==> flow/design.v <==
module mp2 #(
    parameter CLK_FREQ = 12000000,
    parameter INTERVAL = CLK_FREQ / 360
)(
    input logic clk,
    input logic rst,
    output logic RGB_R,
    output logic RGB_G,
    output logic RGB_B
);
    logic [31:0] counter;
    logic [8:0] hue;
    logic [7:0] pwm_r, pwm_g, pwm_b;
    logic [7:0] pwm_counter;
    always_ff @(posedge clk) begin
        if (rst) begin
            counter <= 0;
            hue <= 0;
        end
        else if (counter >= INTERVAL)
        begin
            counter <= 0;
            hue <= (hue >= 359) ? 0 : hue + 1;
        end
        else
        begin
            counter <= counter + 1;
        end
    end
    always_comb begin
        pwm_r = (hue < 60) ? 255 :
                (hue < 120) ? (255 * (120 - hue) / 60) :
                (hue < 180) ? 0 :
                (hue < 240) ? 0 :
                (hue < 300) ? (255 * (hue - 240) / 60) :
                255;
        pwm_g = (hue < 60) ? (255 * (hue - 0) / 60) :
                (hue < 180) ? 255 :
                (hue < 240) ? (255 * (240 - hue) / 60) :
                0;
        pwm_b = (hue < 120) ? 0 :
                (hue < 180) ? (255 * (hue - 120) / 60) :
                (hue < 300) ? 255 :
                (hue < 360) ? (255 * (360 - hue) / 60) :
                0;
    end
    always_ff @(posedge clk) begin
        if (rst) pwm_counter <= 0;
        else pwm_counter <= pwm_counter + 1;
    end
    assign {RGB_R, RGB_G, RGB_B} = {pwm_counter < pwm_r, pwm_counter < pwm_g, pwm_counter < pwm_b};
endmodule
### Step by step through the tools: mp2

The steps from the RTL of mp2 to its reports follow in flow order.
Line numbers count from 1 in the design file above.
Operators carry their Yosys type and port widths (W data, S select, Z words).
Cell names lack the library's common part.
Not given: n/a

| inputs | value |
|---|---|
| top | mp2 |
| clock input | clk |
| standard-cell library | sky130hd |
| library corner | tt_025C_1v80 |

### Elaborated design

Source: Yosys, flattened and elaborated, memories not mapped. Widths are those after wreduce. Registers that Yosys merges into a memory's read port (data or address) are not register bits. Print and check cells do not count. Equal cells are merged and count once.

| bit counts | value |
|---|---|
| flip-flop bits (word level) | 49 |
| bits of input ports | 2 |
| output and inout port bits | 3 |

| cells by class | value |
|---|---|
| add/sub/neg operators | 8 |
| $mul | 6 |
| divide/modulo/power cells | 6 |
| magnitude comparators | 11 |
| mux-type cells | 13 |
| reduce/logical cells | 1 |

Operators by type and width:

| kind | count |
|---|---|
| $div A32 B6 Y32 const B | 6 |
| $mul A9 B10 Y19 const A | 5 |
| $mul A8 B9 Y17 const A | 1 |
| $mux W8 | 12 |
| $add A32 B1 Y32 const B | 1 |
| $ge A32 B16 Y1 const B | 1 |
| $lt A8 B8 Y1 | 3 |
| $lt A9 B8 Y1 const B | 2 |
| $lt A9 B9 Y1 const B | 2 |
| $sub A7 B9 Y10 const A | 1 |
| $sub A8 B9 Y10 const A | 1 |
| $sub A9 B7 Y10 const B | 1 |
| $sub A9 B8 Y10 const B | 1 |
| $sub A9 B9 Y10 const A | 1 |
| $add A9 B1 Y9 const B | 1 |
| $lt A9 B6 Y1 const B | 1 |
| $lt A9 B7 Y1 const B | 1 |
| $ge A9 B9 Y1 const B | 1 |
| $mux W9 | 1 |
| $add A8 B1 Y8 const B | 1 |
| $reduce_or A2 Y1 | 1 |

### Depth

Longest topological path by Yosys (ltp), each cell counted once; first at word level (registers and memories cut), then after technology mapping (sequential cells cut; the memories' decode and read muxes count).

| logic depth | value |
|---|---|
| depth in word-level cells | 9 |
| ABC_AREA | 0 |
| mapped depth | 52 |

### Synthesis result

Yosys stat after the flow's synthesis: flattened, memories mapped to cells. It holds for the ABC_AREA given above (unset counts as 0); a run with the other value may have another netlist.

| synthesis totals | value |
|---|---|
| standard cells after synthesis | 2207 |
| chip area (Yosys) | 18081.1 µm² |
| area of sequential cells | 980.9 µm² |
| mapped flip-flops | 49 |
| buffers | 54 |

Cell types:

| cell type | count | area in all (µm²) |
|---|---|---|
| fa_1 | 227 | 4.54E+03 |
| ha_1 | 243 | 3.04E+03 |
| inv_1 | 422 | 1.58E+03 |
| dfxtp_1 | 49 | 980.941 |
| xnor2_1 | 110 | 963.424 |
| a21oi_1 | 145 | 725.696 |
| nor2_1 | 134 | 502.982 |
| o21ai_0 | 95 | 475.456 |
| nand2_1 | 126 | 472.954 |
| xor2_1 | 51 | 446.678 |
| a21o_1 | 38 | 285.274 |
| a211oi_1 | 34 | 255.245 |
| nand3_1 | 51 | 255.245 |
| o211ai_1 | 29 | 217.709 |
| o21a_1 | 24 | 180.173 |
| nor3_1 | 33 | 165.158 |
| clkbuf_1 | 36 | 135.13 |
| mux2i_1 | 13 | 130.125 |

Other cell types: 84; their cells: 347.

### Path before layout

OpenSTA on the mapped netlist: ideal clock, no wires. The path of least setup slack (recovery checks aside). Input and output delay are each 20% of the period. Register names are those of the netlist, which keeps one name where synthesis merged equal registers.

| path post-synthesis | value |
|---|---|
| path kind | reg2out |
| start point | register hue[2] |
| end point | output RGB_G |
| period | 30.0 ns |
| external output delay | 6.000 ns |
| launch time at the first pin | 0.000 ns |
| arrival | 13.172 ns |
| path slack | 10.828 ns |
| delay of the path | 13.172 ns |
| driving pins on the path | 49 |
| path buffers | 3 |
| synthesis period reached | 19.172 ns |

"delay of the path" is the arrival time less input delay plus setup time.
At an output port there is no setup time.
"driving pins on the path": output pins that drive a net of the path, with the launching flip-flop's if there is one; two outputs of one cell count as two.
"synthesis period reached" is the clock period less the worst setup slack; recovery checks do not enter. This is arithmetic on one report: input and output delays are still those of the set period (20% each).
Between the ends stands the longest chain of elaborated cells between them, by number of cells; it is not shown to be the way that was timed. Of several equally long chains one is given.
A line is the first line of the expression or statement that the cell stems from. Yosys adds cells for indexed reads and writes and turns some case tables into memories.

| between the ends, post-synthesis | value |
|---|---|
| cells stage by stage | dfxtp_1 > buf_2 > inv_1 > ha_1 > nor2b_1 > a21oi_1 > nor2_1 > a211oi_1 > inv_1 > fa_1 > inv_1 > fa_1 > fa_1 > fa_1 > ha_1 > a211oi_1 > o211ai_1 > and3_1 > [13 not listed] > a311o_1 > a211oi_2 > mux2i_1 > xor2_1 > buf_2 > or4_1 > and3_1 > o2111ai_2 > a21oi_2 > o22ai_2 > inv_1 > a21oi_1 > ha_1 > a211oi_1 > nand2_1 > a221oi_1 > nand2_1 > o21ai_1 |
| cells in the longest elaborated chain | 7 |
| elaborated cells on any way between the ends | 12 |

RTL lines, path post-synthesis:

| item | line | text |
|---|---|---|
| start: declaration | 12 | `logic [8:0] hue;` |
| start: assignment | 18 | `hue <= 0;` |
| start: assignment | 23 | `hue <= (hue >= 359) ? 0 : hue + 1;` |
| $sub A8 B9 Y10 | 39 | `(hue < 240) ? (255 * (240 - hue) / 60) :` |
| $mul A9 B10 Y19 | 39 |  |
| $div A32 B6 Y32 | 39 |  |
| $mux W8 | 39 |  |
| $mux W8 | 38 | `(hue < 180) ? 255 :` |
| $mux W8 | 37 | `pwm_g = (hue < 60) ? (255 * (hue - 0) / 60) :` |
| $lt A8 B8 Y1 | 51 | `assign {RGB_R, RGB_G, RGB_B} = {pwm_counter < pwm_r, pwm_counter < pwm_g, pwm_counter < pwm_b};` |
| end: declaration | 8 | `output logic RGB_G,` |

### Path in the finished layout

Path of least setup slack in the final report of job 1 (OpenROAD, finished layout, wires in). Where an end is a register, its clock arrival counts in the times.

| path after layout | value |
|---|---|
| path kind | reg2out |
| start point | register hue[7] |
| end point | output RGB_R |
| period | 22.0 ns |
| external output delay | 4.40 ns |
| launch time at the first pin | 0.30 ns |
| arrival | 15.72 ns |
| path slack | 1.88 ns |
| driving pins on the path | 47 |
| path buffers | 1 |

Between the ends stands the longest chain of elaborated cells between them, by number of cells; it is not shown to be the way that was timed. Of several equally long chains one is given.

| between the ends, after layout | value |
|---|---|
| cells stage by stage | dfxtp_1 > clkinv_1 > ha_1 > nor2b_1 > a311oi_1 > xnor2_1 > inv_1 > fa_1 > inv_1 > fa_1 > fa_1 > inv_1 > fa_1 > inv_1 > ha_1 > nand3_1 > a211oi_1 > o21ai_0 > [11 not listed] > o211ai_1 > a211oi_2 > nor2_1 > mux2i_1 > xor2_1 > a21oi_1 > nand4b_1 > nand2_1 > xnor2_1 > o21a_1 > nand2_1 > a21oi_1 > ha_1 > o21ai_0 > a21oi_1 > a221o_1 > a31oi_1 > clkdlybuf4s50_1 |
| cells in the longest elaborated chain | 9 |
| elaborated cells on any way between the ends | 17 |

RTL lines, path after layout:

| item | line | text |
|---|---|---|
| start: declaration | 12 | `logic [8:0] hue;` |
| start: assignment | 18 | `hue <= 0;` |
| start: assignment | 23 | `hue <= (hue >= 359) ? 0 : hue + 1;` |
| $sub A9 B8 Y10 | 35 | `(hue < 300) ? (255 * (hue - 240) / 60) :` |
| $mul A9 B10 Y19 | 35 |  |
| $div A32 B6 Y32 | 35 |  |
| $mux W8 | 35 |  |
| $mux W8 | 34 | `(hue < 240) ? 0 :` |
| $mux W8 | 33 | `(hue < 180) ? 0 :` |
| $mux W8 | 32 | `(hue < 120) ? (255 * (120 - hue) / 60) :` |
| $mux W8 | 31 | `pwm_r = (hue < 60) ? 255 :` |
| $lt A8 B8 Y1 | 51 | `assign {RGB_R, RGB_G, RGB_B} = {pwm_counter < pwm_r, pwm_counter < pwm_g, pwm_counter < pwm_b};` |
| end: declaration | 7 | `output logic RGB_R,` |

Appendix: measured runs

Measured data: module mp2, platform sky130hd, 6 stored runs of the flow under differing settings, order arbitrary. Input and output delays are each 20% of the period that was set; the output load is 0.01 pF.
"achieved period": clock period set for the run, less the worst setup slack. It is reckoned from that one timing run; input and output delays stay at 20% of the period that was set.
"worst setup path time" = time allowed to the worst setup path (clock period - input delay - output delay, where it has them) - its slack; a late launch clock adds to it, a late capture clock takes from it.
"total power after layout" is the tool's figure for a default switching activity; nothing was simulated.

#### Job 1

| setting | value |
|---|---|
| CORE_UTILIZATION | `40` |
| period_ns | `22.0` |
| CAP_MARGIN | `20` |
| CORE_MARGIN | `2` |
| SLEW_MARGIN | `20` |

| result | value |
|---|---|
| worst hold slack after layout | 0.504 ns |
| total power after layout | 0.00163 W |
| achieved period | 20.116 ns |
| utilization of the finished layout | 42.8 % |
| standard-cell area of the final layout | 18993.2 µm² |
| worst setup path time | 15.72 ns |
| critical path type | reg2out |
| netlist area reported by Yosys | 18081.1 µm² |
| post-route setup TNS | 0.000 ns |
| setup slack of the critical path | 1.884 ns |
| die outline area | 46919.9 µm² |

#### Job 2

| setting | value |
|---|---|
| CORE_UTILIZATION | `40` |
| period_ns | `30.2` |
| CAP_MARGIN | `20` |
| CORE_MARGIN | `2` |
| SLEW_MARGIN | `20` |

| result | value |
|---|---|
| setup slack of the critical path | 8.371 ns |
| netlist area reported by Yosys | 18081.1 µm² |
| standard-cell area of the final layout | 18997.0 µm² |
| worst hold slack after layout | 0.490 ns |
| utilization of the finished layout | 42.8 % |
| die outline area | 46919.9 µm² |
| worst setup path time | 15.79 ns |
| critical path type | reg2out |
| post-route setup TNS | 0.000 ns |
| achieved period | 21.829 ns |
| total power after layout | 0.001192 W |

#### Job 3

| setting | value |
|---|---|
| CORE_UTILIZATION | `54` |
| period_ns | `22.0` |
| CAP_MARGIN | `20` |
| CORE_MARGIN | `2` |
| SLEW_MARGIN | `20` |

| result | value |
|---|---|
| die outline area | 34963.4 µm² |
| total power after layout | 0.001614 W |
| achieved period | 19.976 ns |
| worst setup path time | 15.58 ns |
| critical path type | reg2out |
| post-route setup TNS | 0.000 ns |
| standard-cell area of the final layout | 18853.1 µm² |
| setup slack of the critical path | 2.024 ns |
| worst hold slack after layout | 0.477 ns |
| netlist area reported by Yosys | 18081.1 µm² |
| utilization of the finished layout | 56.6 % |

#### Job 4

| setting | value |
|---|---|
| CAP_MARGIN | `20` |
| CORE_UTILIZATION | `35` |
| CTS_CLUSTER_DIAMETER | `169` |
| CTS_CLUSTER_SIZE | `32` |
| GPL_ROUTABILITY_DRIVEN | `0` |
| GPL_TIMING_DRIVEN | `0` |
| MIN_ROUTING_LAYER | `met1` |
| SETUP_SLACK_MARGIN | `-0.0` |
| period_ns | `28.2` |
| CORE_MARGIN | `2` |
| SLEW_MARGIN | `20` |

| result | value |
|---|---|
| setup slack of the critical path | 6.455 ns |
| utilization of the finished layout | 37.5 % |
| achieved period | 21.745 ns |
| worst setup path time | 16.10 ns |
| critical path type | reg2out |
| standard-cell area of the final layout | 19213.4 µm² |
| netlist area reported by Yosys | 18081.1 µm² |
| worst hold slack after layout | 0.495 ns |
| total power after layout | 0.001217 W |
| die outline area | 53495.1 µm² |
| post-route setup TNS | 0.000 ns |

#### Job 5

| setting | value |
|---|---|
| CAP_MARGIN | `15` |
| CELL_PAD_IN_SITES_DETAIL_PLACEMENT | `2` |
| GPL_ROUTABILITY_DRIVEN | `0` |
| period_ns | `30.0` |
| CORE_MARGIN | `2` |
| CORE_UTILIZATION | `40` |
| SLEW_MARGIN | `20` |

| result | value |
|---|---|
| worst hold slack after layout | 0.528 ns |
| worst setup path time | 17.03 ns |
| critical path type | reg2out |
| die outline area | 46919.9 µm² |
| utilization of the finished layout | 42.7 % |
| total power after layout | 0.001386 W |
| setup slack of the critical path | 6.967 ns |
| post-route setup TNS | 0.000 ns |
| netlist area reported by Yosys | 18081.1 µm² |
| standard-cell area of the final layout | 18985.7 µm² |
| achieved period | 23.033 ns |

#### Job 6

| setting | value |
|---|---|
| ABC_AREA | `1` |
| CELL_PAD_IN_SITES_DETAIL_PLACEMENT | `1` |
| CELL_PAD_IN_SITES_GLOBAL_PLACEMENT | `1` |
| CORE_UTILIZATION | `48` |
| MAX_ROUTING_LAYER | `met5` |
| PLACE_DENSITY | `0.93` |
| SLEW_MARGIN | `25` |
| period_ns | `21.2` |
| CAP_MARGIN | `20` |
| CORE_MARGIN | `2` |

| result | value |
|---|---|
| worst setup path time | 14.06 ns |
| critical path type | reg2out |
| netlist area reported by Yosys | 18378.9 µm² |
| setup slack of the critical path | 2.904 ns |
| standard-cell area of the final layout | 19183.4 µm² |
| utilization of the finished layout | 50.9 % |
| total power after layout | 0.001577 W |
| achieved period | 18.296 ns |
| post-route setup TNS | 0.000 ns |
| die outline area | 39870.1 µm² |
| worst hold slack after layout | 0.492 ns |
